==> flow/design.v <==
module AudioADC
(
input rst,  
input AUD_BCLK,  
input AUD_ADCLRCK,  
input AUD_ADCDAT,  
output reg done,
output reg [31:0]digital_signal_out
);
parameter START = 3'd0, RECIEVE = 3'd1, DONE = 3'd2, ERROR = 3'd3;
reg [2:0]S, NS;
reg [4:0]bits_left;
reg [31:0]temp_data;
always @(posedge AUD_BCLK or negedge rst)
begin
	if(rst == 1'b0)
		S <= START;
	else
		S <= NS;
end
always @ (posedge AUD_BCLK or negedge rst)
begin
	if(rst == 0)
	begin
		done <= 1'b0;
		bits_left <= 5'd31;
		digital_signal_out <= 31'd0;
	end
	else		
		case(S)
			START: 
			begin
				done <= 1'b0;
				bits_left <= 5'd31;
			end
			RECIEVE:
			begin
				bits_left <= bits_left - 5'd1;
				temp_data[bits_left] <= AUD_ADCDAT;
			end	
			DONE:
			begin
				done <= 1'b1;
				bits_left <= 5'd31;			
				digital_signal_out <= temp_data;
			end	
		endcase
end
always @ (*)
begin
	case (S)
		START:
		begin
			if(AUD_ADCLRCK == 1'd1)
				NS = RECIEVE;
			else
				NS = START;
		end
		RECIEVE:
		begin
			if(bits_left == 5'd0)
				NS = DONE;
			else
				NS = RECIEVE;
		end
		DONE: NS = START;
		ERROR: NS = ERROR;
		default: NS = ERROR;
	endcase
end
endmodule
module AudioDAC
(
input rst,
input AUD_BCLK,  
input AUD_DACLRCK,  
input [31:0]digital_signal_in,
output reg done,
output reg AUD_DACDAT  
);
parameter START = 3'd0, SEND = 3'd1, DONE = 3'd2, ERROR = 3'd3;
reg [2:0]S, NS;
reg [4:0]bits_left;
reg [31:0]temp_data;
always @(posedge AUD_BCLK or negedge rst)
begin
	if(rst == 1'b0)
		S <= START;
	else
		S <= NS;
end
always @ (posedge AUD_BCLK or negedge rst)
begin
	if(rst == 0)
		begin
			done <= 1'b0;
			bits_left <= 5'd31;
			temp_data <= 32'd0;
		end
	else
		case(S)
			START:
			begin
				done <= 1'b0;
				bits_left <= 5'd31;
				temp_data <= digital_signal_in;
			end
			SEND: bits_left <= bits_left - 5'd1;
			DONE:
			begin
				done <= 1'b1;				
				bits_left <= 5'd31;
			end
		endcase
end
always @ (*)
begin
	AUD_DACDAT = temp_data[bits_left];
	case (S)
		START:
		begin
			if(AUD_DACLRCK == 1)
				NS = SEND;
			else
				NS = START;	
		end
		SEND:
		begin
			if(bits_left == 5'd0)
				NS = DONE;
			else
				NS = SEND;
		end
		DONE: NS = START;
		ERROR: NS = ERROR;
		default: NS = ERROR;
	endcase
end
endmodule
module LowPassFilter
(
input rst,
input AUDIO_CLK, 
input AUD_DACLRCK, 
input [31:0]currentADCData,
output reg [31:0]lowPassFilterOutput
);
reg [31:0]lastAudioIn;
reg [31:0]lastOutput;
wire signed [31:0]leftAudio = {{16{currentADCData[31]}}, currentADCData[31:16]};
wire signed [31:0]leftLastOutput = {{16{lastOutput[31]}}, lastOutput[31:16]};
reg signed [31:0]leftResult;
wire signed [31:0]rightAudio = { {16{currentADCData[15]}}, currentADCData[15:0]};
wire signed [31:0]rightLastOutput = {{16{lastOutput[15]}}, lastOutput[15:0]};
reg signed [31:0]rightResult;
always @ (*)
begin
	leftResult = (($signed(32'd16) * $signed(leftAudio)) / $signed(32'd141)) + (($signed(32'd125) * $signed(leftLastOutput)) / $signed(32'd141));
	rightResult = (($signed(32'd16) * $signed(rightAudio)) / $signed(32'd141)) + (($signed(32'd125) * $signed(rightLastOutput)) / $signed(32'd141));
	lowPassFilterOutput[31:16] = leftResult[15:0];
	lowPassFilterOutput[15:0] =  rightResult[15:0];
end
always @ (posedge AUDIO_CLK or negedge rst)
begin	
	if(rst == 0)
		lastOutput <= 32'd0;
	else 
		if(AUD_DACLRCK == 1'b1)
			lastOutput <= lowPassFilterOutput;
end
endmodule
module HighPassFilter
(
input rst,
input AUDIO_CLK, 
input AUD_DACLRCK,  
input [31:0]currentADCData,
output reg [31:0]highPassFilterOutput
);
reg [31:0]lastAudioIn;
reg [31:0]lastOutput;
wire signed [31:0]leftAudio = {{16{currentADCData[31]}}, currentADCData[31:16]};
wire signed [31:0]leftLastOutput = {{16{lastOutput[31]}}, lastOutput[31:16]};
wire signed [31:0]leftLastInput = { {16{lastAudioIn[31]}}, lastAudioIn[31:16]};
reg signed [31:0]leftResult;
wire signed [31:0]rightAudio = {{16{currentADCData[15]}}, currentADCData[15:0]};
wire signed [31:0]rightLastOutput = {{16{lastOutput[15]}}, lastOutput[15:0]};
wire signed [31:0]rightLastInput = {{16{lastAudioIn[15]}}, lastAudioIn[15:0]};
reg signed [31:0]rightResult;
always @ (*)
begin
	leftResult = (($signed(32'd16) * ($signed(leftLastOutput) + $signed(leftAudio) - $signed(leftLastInput))) / $signed(32'd141));
	rightResult = (($signed(32'd16) * ($signed(rightLastOutput) + $signed(rightAudio) - $signed(rightLastInput))) / $signed(32'd141));
	highPassFilterOutput[31:16] = leftResult[15:0];
	highPassFilterOutput[15:0] =  rightResult[15:0];
end
always @ (posedge AUDIO_CLK or negedge rst)
begin	
	if(rst == 0)
	begin
		lastOutput <= 32'd0;
		lastAudioIn <= 32'd0;
	end
	else 
		if(AUD_DACLRCK == 1'b1)
		begin
			lastOutput <= highPassFilterOutput;
			lastAudioIn <= currentADCData;
		end
end
endmodule
module EchoFilter
(
input rst,
input AUDIO_CLK, 
input AUD_DACLRCK, 
input [31:0]currentADCData,
output reg [31:0]echoFilterOutput
);
reg [31:0]lastAudioIn;
wire signed [31:0]leftAudio = {{16{currentADCData[31]}}, currentADCData[31:16]};
wire signed [31:0]leftLastInput = {{16{lastAudioIn[31]}}, lastAudioIn[31:16]};
reg signed [31:0]leftResult;
wire signed [31:0]rightAudio = {{16{currentADCData[15]}}, currentADCData[15:0]};
wire signed [31:0]rightLastInput = {{16{lastAudioIn[15]}}, lastAudioIn[15:0]};
reg signed [31:0]rightResult;
always @ (*)
begin
	leftResult = (($signed(32'd3) * $signed(leftLastInput)) / $signed(32'd4)) + $signed(leftAudio) ;
	rightResult = (($signed(32'd3) * $signed(rightLastInput)) / $signed(32'd4)) + $signed(rightAudio);
	echoFilterOutput[31:16] = leftResult[15:0];
	echoFilterOutput[15:0] =  rightResult[15:0];
end
always @ (posedge AUDIO_CLK or negedge rst)
begin	
	if(rst == 0)
		lastAudioIn <= 32'd0;
	else 
		if(AUD_DACLRCK == 1'b1)
			lastAudioIn <= currentADCData;
end
endmodule
module audio_core
(
	input AUD_BCLK,
	input rst,
	input [2:0]SW,
	input AUD_ADCLRCK,
	input AUD_ADCDAT,
	input AUD_DACLRCK,
	output AUD_DACDAT
);
wire DACDone;
wire ADCDone;
wire [31:0]currentADCData;
reg [31:0]currentDACData;
AudioDAC myDAC(
	rst,  
	AUD_BCLK,  
	AUD_DACLRCK,  
	currentDACData,  
	DACDone,  
	AUD_DACDAT  
);
AudioADC myADC(
	rst,  
	AUD_BCLK,  
	AUD_ADCLRCK,  
	AUD_ADCDAT,  
	ADCDone,  
	currentADCData  
);
wire [31:0]lowPassFilterOutput;
LowPassFilter lowpass(rst, AUD_BCLK, AUD_DACLRCK, currentADCData, lowPassFilterOutput);
wire [31:0]highPassFilterOutput;
HighPassFilter highpass(rst, AUD_BCLK, AUD_DACLRCK, currentADCData, highPassFilterOutput);
wire [31:0]echoFilterOutput;
EchoFilter echo(rst, AUD_BCLK, AUD_DACLRCK, currentADCData, echoFilterOutput);
always @(*)
begin
	case({SW[2], SW[1], SW[0]})
		3'b001: currentDACData = lowPassFilterOutput; 
		3'b010: currentDACData = highPassFilterOutput; 
		3'b100: currentDACData = echoFilterOutput; 
		default: currentDACData = currentADCData;
	endcase
end
endmodule
From RTL to reports: audio_core
Tool output for the design above, in the order of the flow.
Line numbers count from 1 in the design file above.
Library cell names are shortened.
{"block": "setup", "top_module": "audio_core", "clock": "AUD_BCLK", "lib": "sky130hd", "lib_corner": "tt_025C_1v80"}

Word-level counts
Yosys after proc, flatten, opt, wreduce and memory -nomap, before mapping. Memory bits, and registers merged into a memory's read port (data or address), are not among the register bits. Print and check cells are not counted. Equal cells are merged and count once.
{"block": "bits", "ff_bits": 208, "out_inout_bits": 1, "elab_cells": 68}
{"block": "classes", "mul": 4, "div_mod_pow": 6, "n_eq": 7, "n_reduce_logical": 11, "shifts": 3, "addsub": 13, "logic": 5, "n_mux": 9}
{"block": "op_table", "op": "32-bit by 9-bit divider with 32-bit output with constant B", "count": 6}
{"block": "op_table", "op": "8-bit by 16-bit multiplier with 24-bit output with constant A", "count": 2}
{"block": "op_table", "op": "3-bit by 16-bit multiplier with 19-bit output with constant A", "count": 2}
{"block": "op_table", "op": "32-bit parallel mux with 3-bit select", "count": 1}
{"block": "op_table", "op": "16-bit adder", "count": 4}
{"block": "op_table", "op": "17-bit by 16-bit subtractor with 18-bit output", "count": 2}
{"block": "op_table", "op": "16-bit by 16-bit adder with 17-bit output", "count": 2}
{"block": "op_table", "op": "1-bit by 6-bit variable shift with 32-bit output", "count": 1}
{"block": "op_table", "op": "1-bit by 6-bit variable shift with 32-bit output with constant A", "count": 1}
{"block": "op_table", "op": "16-bit by 1-bit adder with 16-bit output", "count": 2}
{"block": "op_table", "op": "32-bit AND", "count": 1}
{"block": "op_table", "op": "32-bit OR", "count": 1}
{"block": "op_table", "op": "32-bit by 5-bit indexed select with 1-bit output", "count": 1}
{"block": "op_table", "op": "32-bit inverter", "count": 1}
{"block": "op_table", "op": "5-bit parallel mux with 2-bit select", "count": 2}
{"block": "op_table", "op": "3-bit parallel mux with 3-bit select", "count": 2}
{"block": "op_table", "op": "5-bit by 1-bit subtractor with 5-bit output with constant B", "count": 2}
{"block": "op_table", "op": "5-bit zero test", "count": 2}
{"block": "op_table", "op": "3-bit by 1-bit == test with 1-bit output with constant B", "count": 3}
{"block": "op_table", "op": "3-bit by 2-bit == test with 1-bit output with constant B", "count": 3}
{"block": "op_table", "op": "2-bit OR reduction", "count": 4}
{"block": "op_table", "op": "3-bit zero test", "count": 2}
{"block": "op_table", "op": "5-bit negation with 6-bit output", "count": 1}
{"block": "op_table", "op": "2-bit nonzero test", "count": 2}
{"block": "op_table", "op": "2-bit two-way mux", "count": 2}
{"block": "op_table", "op": "3-bit == test with constant B", "count": 1}
{"block": "op_table", "op": "1-bit AND", "count": 2}
{"block": "op_table", "op": "2-bit AND reduction", "count": 1}
{"block": "op_table", "op": "1-bit two-way mux", "count": 2}

Depth
Yosys ltp: most cells in a row. Word level: on the elaborated netlist, between registers, memories and ports. Mapped: between sequential cells and ports; inverters and the memories' decode and read muxes count.
{"block": "depth", "depth_word": 6, "abc_area": 1, "depth_mapped": 174, "ltp_nobuf": 167}

Mapped cells and area
Source: synth_stat.txt of the flow (Yosys; design flattened, memories mapped). It holds for the ABC_AREA given above (unset counts as 0); a run with the other value may have another netlist.
{"block": "types", "cell_type": "nand2_1", "count": 2278}
{"block": "types", "cell_type": "inv_1", "count": 1378}
{"block": "types", "cell_type": "ha_1", "count": 332}
{"block": "types", "cell_type": "dfrtp_1", "count": 164}
{"block": "types", "cell_type": "xor2_1", "count": 429}
{"block": "types", "cell_type": "nand3_1", "count": 724}
{"block": "types", "cell_type": "fa_1", "count": 156}
{"block": "types", "cell_type": "nor2_1", "count": 577}
{"block": "types", "cell_type": "nand2_2", "count": 343}
{"block": "types", "cell_type": "o21ai_0", "count": 371}
{"block": "types", "cell_type": "a21oi_1", "count": 244}
{"block": "types", "cell_type": "nand2_4", "count": 95}
{"block": "types", "cell_type": "edfxtp_1", "count": 32}
{"block": "types", "cell_type": "nand4_1", "count": 129}
{"block": "types", "cell_type": "xnor2_1", "count": 76}
{"block": "types", "cell_type": "nor2_4", "count": 45}
{"block": "types", "cell_type": "nand3_2", "count": 49}
{"block": "types", "cell_type": "nor2_2", "count": 74}
Not listed: further types 60, cells in them 698.
{"block": "mapped", "synth_area_um2": 49987.9, "sequential_area_um2": 5380.2, "mapped_cells": 8194, "flip_flops": 208}

Path before layout
OpenSTA on the mapped netlist: ideal clock, no wires. The path of least setup slack (recovery checks aside). Input and output delay are each 20% of the period. Register names are those of the netlist, which keeps one name where synthesis merged equal registers.
{"block": "synth_path", "path_kind": "register -> register", "startpoint": "register lowpass.lastOutput[31]", "endpoint": "register lowpass.lastOutput[31]", "setup_slack_ns": 22.090, "arrival_ns": 17.782, "path_buffers": 10, "driving_pins": 159, "setup_ns": 0.128, "clock_period_ns": 40.0, "path_delay_ns": 17.910, "required_ns": 39.872, "launch_ns": 0.000, "period_less_setup_slack_ns": 17.91}
"path_delay_ns" = arrival - input delay + setup time.
"driving_pins": output pins that drive a net of the path, with the launching flip-flop's if there is one; two outputs of one cell count as two.
"period_less_setup_slack_ns" is the clock period less the worst setup slack; recovery checks do not enter. This is arithmetic on one report: input and output delays are still those of the set period (20% each).
Between the ends stands the longest chain of elaborated cells between them, by number of cells; it is not shown to be the way that was timed. Of several equally long chains one is given.
Each line given opens the expression or statement behind the cell; cells for indexed reads and writes are added by Yosys, which also makes memories of some case tables.
{"block": "synth_between", "cell_sequence": "dfrtp_1 > inv_1 > fa_1 > fa_1 > inv_1 > fa_1 > inv_1 > fa_1 > inv_1 > ha_1 > nand2_1 > nor2_1 > inv_1 > nor2_1 > nand4_1 > nand3_1 > xor2_1 > nand2_1 > [... 123 more ...] > o21bai_1 > a21oi_1 > o21bai_1 > a21oi_1 > o21ai_0 > a21oi_1 > o21ai_0 > nand3_1 > nand2_1 > nand2_1 > nand2_1 > a21oi_1 > xor2_1 > nand3b_1 > nand2_1 > nand3_1 > nand3_1 > o21ai_1", "elab_chain_cells": 3, "cells_between": 3, "cone_lines": 1}
{"block": "synth_lines", "item": "start, declared", "line_no": 149, "text": "reg [31:0]lastOutput;"}
{"block": "synth_lines", "item": "start, assigned", "line_no": 166, "text": "lastOutput <= 32'd0;"}
{"block": "synth_lines", "item": "start, assigned", "line_no": 169, "text": "lastOutput <= lowPassFilterOutput;"}
{"block": "synth_lines", "item": "8-bit by 16-bit multiplier with 24-bit output", "line_no": 158, "text": "leftResult = (($signed(32'd16) * $signed(leftAudio)) / $signed(32'd141)) + (($signed(32'd125) * $signed(leftLa ..."}
{"block": "synth_lines", "item": "32-bit by 9-bit divider with 32-bit output", "line_no": 158}
{"block": "synth_lines", "item": "16-bit adder", "line_no": 158}
{"block": "synth_lines", "item": "end, assigned", "line_no": 166}
{"block": "synth_lines", "item": "end, assigned", "line_no": 169}
{"block": "synth_lines", "item": "end, declared", "line_no": 149}

Timing after layout
From the final timing report of flow run A: the path of least setup slack in the routed layout; clock arrival at registers is part of the times.
{"block": "layout_path", "path_kind": "register -> register", "startpoint": "register lowpass.lastOutput[9]", "endpoint": "register lowpass.lastOutput[15]", "arrival_ns": 18.62, "path_buffers": 25, "setup_slack_ns": -2.22, "driving_pins": 154, "required_ns": 16.40, "launch_ns": 0.59, "clock_period_ns": 16.0, "setup_ns": 0.11}
Between the ends stands the longest chain of elaborated cells between them, by number of cells; it is not shown to be the way that was timed. Of several equally long chains one is given.
{"block": "layout_between", "cell_sequence": "dfrtp_2 > inv_4 > fa_1 > fa_1 > inv_1 > fa_1 > inv_1 > fa_1 > inv_2 > ha_4 > nand2_4 > nor2_4 > inv_1 > nor2_1 > nand2_1 > nand2_1 > nand2_1 > nand2_2 > [... 118 more ...] > ha_4 > inv_1 > o21bai_1 > a21oi_1 > o21ai_1 > a21oi_1 > o21bai_1 > a21oi_2 > o21bai_1 > nand2_1 > nand2_1 > a21oi_2 > xnor2_1 > nand3_1 > nand2_2 > nand3_4 > nand3_4 > o21ai_2", "elab_chain_cells": 3, "cells_between": 3, "cone_lines": 1}
{"block": "layout_lines", "item": "start, declared", "line_no": 149, "text": "reg [31:0]lastOutput;"}
{"block": "layout_lines", "item": "start, assigned", "line_no": 166, "text": "lastOutput <= 32'd0;"}
{"block": "layout_lines", "item": "start, assigned", "line_no": 169, "text": "lastOutput <= lowPassFilterOutput;"}
{"block": "layout_lines", "item": "8-bit by 16-bit multiplier with 24-bit output", "line_no": 159, "text": "rightResult = (($signed(32'd16) * $signed(rightAudio)) / $signed(32'd141)) + (($signed(32'd125) * $signed(righ ..."}
{"block": "layout_lines", "item": "32-bit by 9-bit divider with 32-bit output", "line_no": 159}
{"block": "layout_lines", "item": "16-bit adder", "line_no": 159}
{"block": "layout_lines", "item": "end, assigned", "line_no": 166}
{"block": "layout_lines", "item": "end, assigned", "line_no": 169}
{"block": "layout_lines", "item": "end, declared", "line_no": 149}

==> runs of audio_core <==
Stored flow runs of audio_core (6 of them; Yosys, OpenROAD, sky130hd). They differ in their settings and are not a sequence. Constraints: input delay and output delay 20% of the set period each, output load 0.01 pF.

{"run": "flow run A", "settings": { "ABC_AREA": 1, "CAP_MARGIN": 0, "CELL_PAD_IN_SITES_DETAIL_PLACEMENT": 0, "CELL_PAD_IN_SITES_GLOBAL_PLACEMENT": 1, "CORE_ASPECT_RATIO": 1.17, "CORE_MARGIN": 10, "CORE_UTILIZATION": 37, "CTS_CLUSTER_DIAMETER": 200, "CTS_CLUSTER_SIZE": 96, "GPL_ROUTABILITY_DRIVEN": 1, "HOLD_SLACK_MARGIN": 0.13, "MAX_ROUTING_LAYER": "met4", "PLACE_DENSITY_LB_ADDON": 0.03, "SLEW_MARGIN": 35, "TNS_END_PERCENT": 20, "period_ns": 16.0 }, "results": { "synthesis_area_um2": 49987.9, "die_um2": 150249.0, "final_stdcell_area_um2": 69200.1, "ws_setup_ns": -2.216, "timing.setup.tns_ns": -75.160 }}
{"run": "flow run B", "settings": { "CELL_PAD_IN_SITES_DETAIL_PLACEMENT": 1, "CTS_CLUSTER_DIAMETER": 149, "CTS_CLUSTER_SIZE": 46, "GPL_ROUTABILITY_DRIVEN": 1, "MIN_ROUTING_LAYER": "met2", "SETUP_SLACK_MARGIN": 5.0, "period_ns": 40.0, "CAP_MARGIN": 20, "CORE_MARGIN": 2, "CORE_UTILIZATION": 40, "SLEW_MARGIN": 20 }, "results": { "synthesis_area_um2": 55061.6, "die_um2": 140636.0, "final_stdcell_area_um2": 57043.5, "ws_setup_ns": 11.650, "timing.setup.tns_ns": 0.000 }}
{"run": "flow run C", "settings": { "period_ns": 40.0, "CAP_MARGIN": 20, "CORE_MARGIN": 2, "CORE_UTILIZATION": 40, "SLEW_MARGIN": 20 }, "results": { "synthesis_area_um2": 55061.6, "die_um2": 140636.0, "final_stdcell_area_um2": 57492.6, "ws_setup_ns": 13.001, "timing.setup.tns_ns": 0.000 }}
{"run": "flow run D", "settings": { "ABC_AREA": 1, "CAP_MARGIN": 0, "CELL_PAD_IN_SITES_DETAIL_PLACEMENT": 1, "CELL_PAD_IN_SITES_GLOBAL_PLACEMENT": 1, "CORE_ASPECT_RATIO": 1.17, "CORE_MARGIN": 10, "CORE_UTILIZATION": 37, "CTS_CLUSTER_DIAMETER": 200, "CTS_CLUSTER_SIZE": 96, "GPL_ROUTABILITY_DRIVEN": 1, "HOLD_SLACK_MARGIN": 0.13, "MAX_ROUTING_LAYER": "met5", "MIN_ROUTING_LAYER": "met2", "PLACE_DENSITY_LB_ADDON": 0.03, "SLEW_MARGIN": 35, "TNS_END_PERCENT": 20, "period_ns": 16.0 }, "results": { "synthesis_area_um2": 49987.9, "die_um2": 150249.0, "final_stdcell_area_um2": 71437.3, "ws_setup_ns": -3.707, "timing.setup.tns_ns": -140.891 }}
{"run": "flow run E", "settings": { "CAP_MARGIN": 35, "CELL_PAD_IN_SITES_DETAIL_PLACEMENT": 0, "CORE_MARGIN": 4, "CORE_UTILIZATION": 56, "GPL_ROUTABILITY_DRIVEN": 0, "GPL_TIMING_DRIVEN": 0, "PLACE_DENSITY_LB_ADDON": 0.16, "SETUP_SLACK_MARGIN": 5.0, "SLEW_MARGIN": 40, "period_ns": 21.7 }, "results": { "synthesis_area_um2": 55061.6, "die_um2": 103404.0, "final_stdcell_area_um2": 69454.1, "ws_setup_ns": -0.761, "timing.setup.tns_ns": -3.041 }}
{"run": "flow run F", "settings": { "CTS_CLUSTER_DIAMETER": 149, "CTS_CLUSTER_SIZE": 46, "GPL_ROUTABILITY_DRIVEN": 0, "HOLD_SLACK_MARGIN": 0.17, "MIN_ROUTING_LAYER": "met2", "SETUP_SLACK_MARGIN": 5.0, "period_ns": 40.0, "CAP_MARGIN": 20, "CORE_MARGIN": 2, "CORE_UTILIZATION": 40, "SLEW_MARGIN": 20 }, "results": { "synthesis_area_um2": 55061.6, "die_um2": 140636.0, "final_stdcell_area_um2": 56989.7, "ws_setup_ns": 12.206, "timing.setup.tns_ns": 0.000 }}
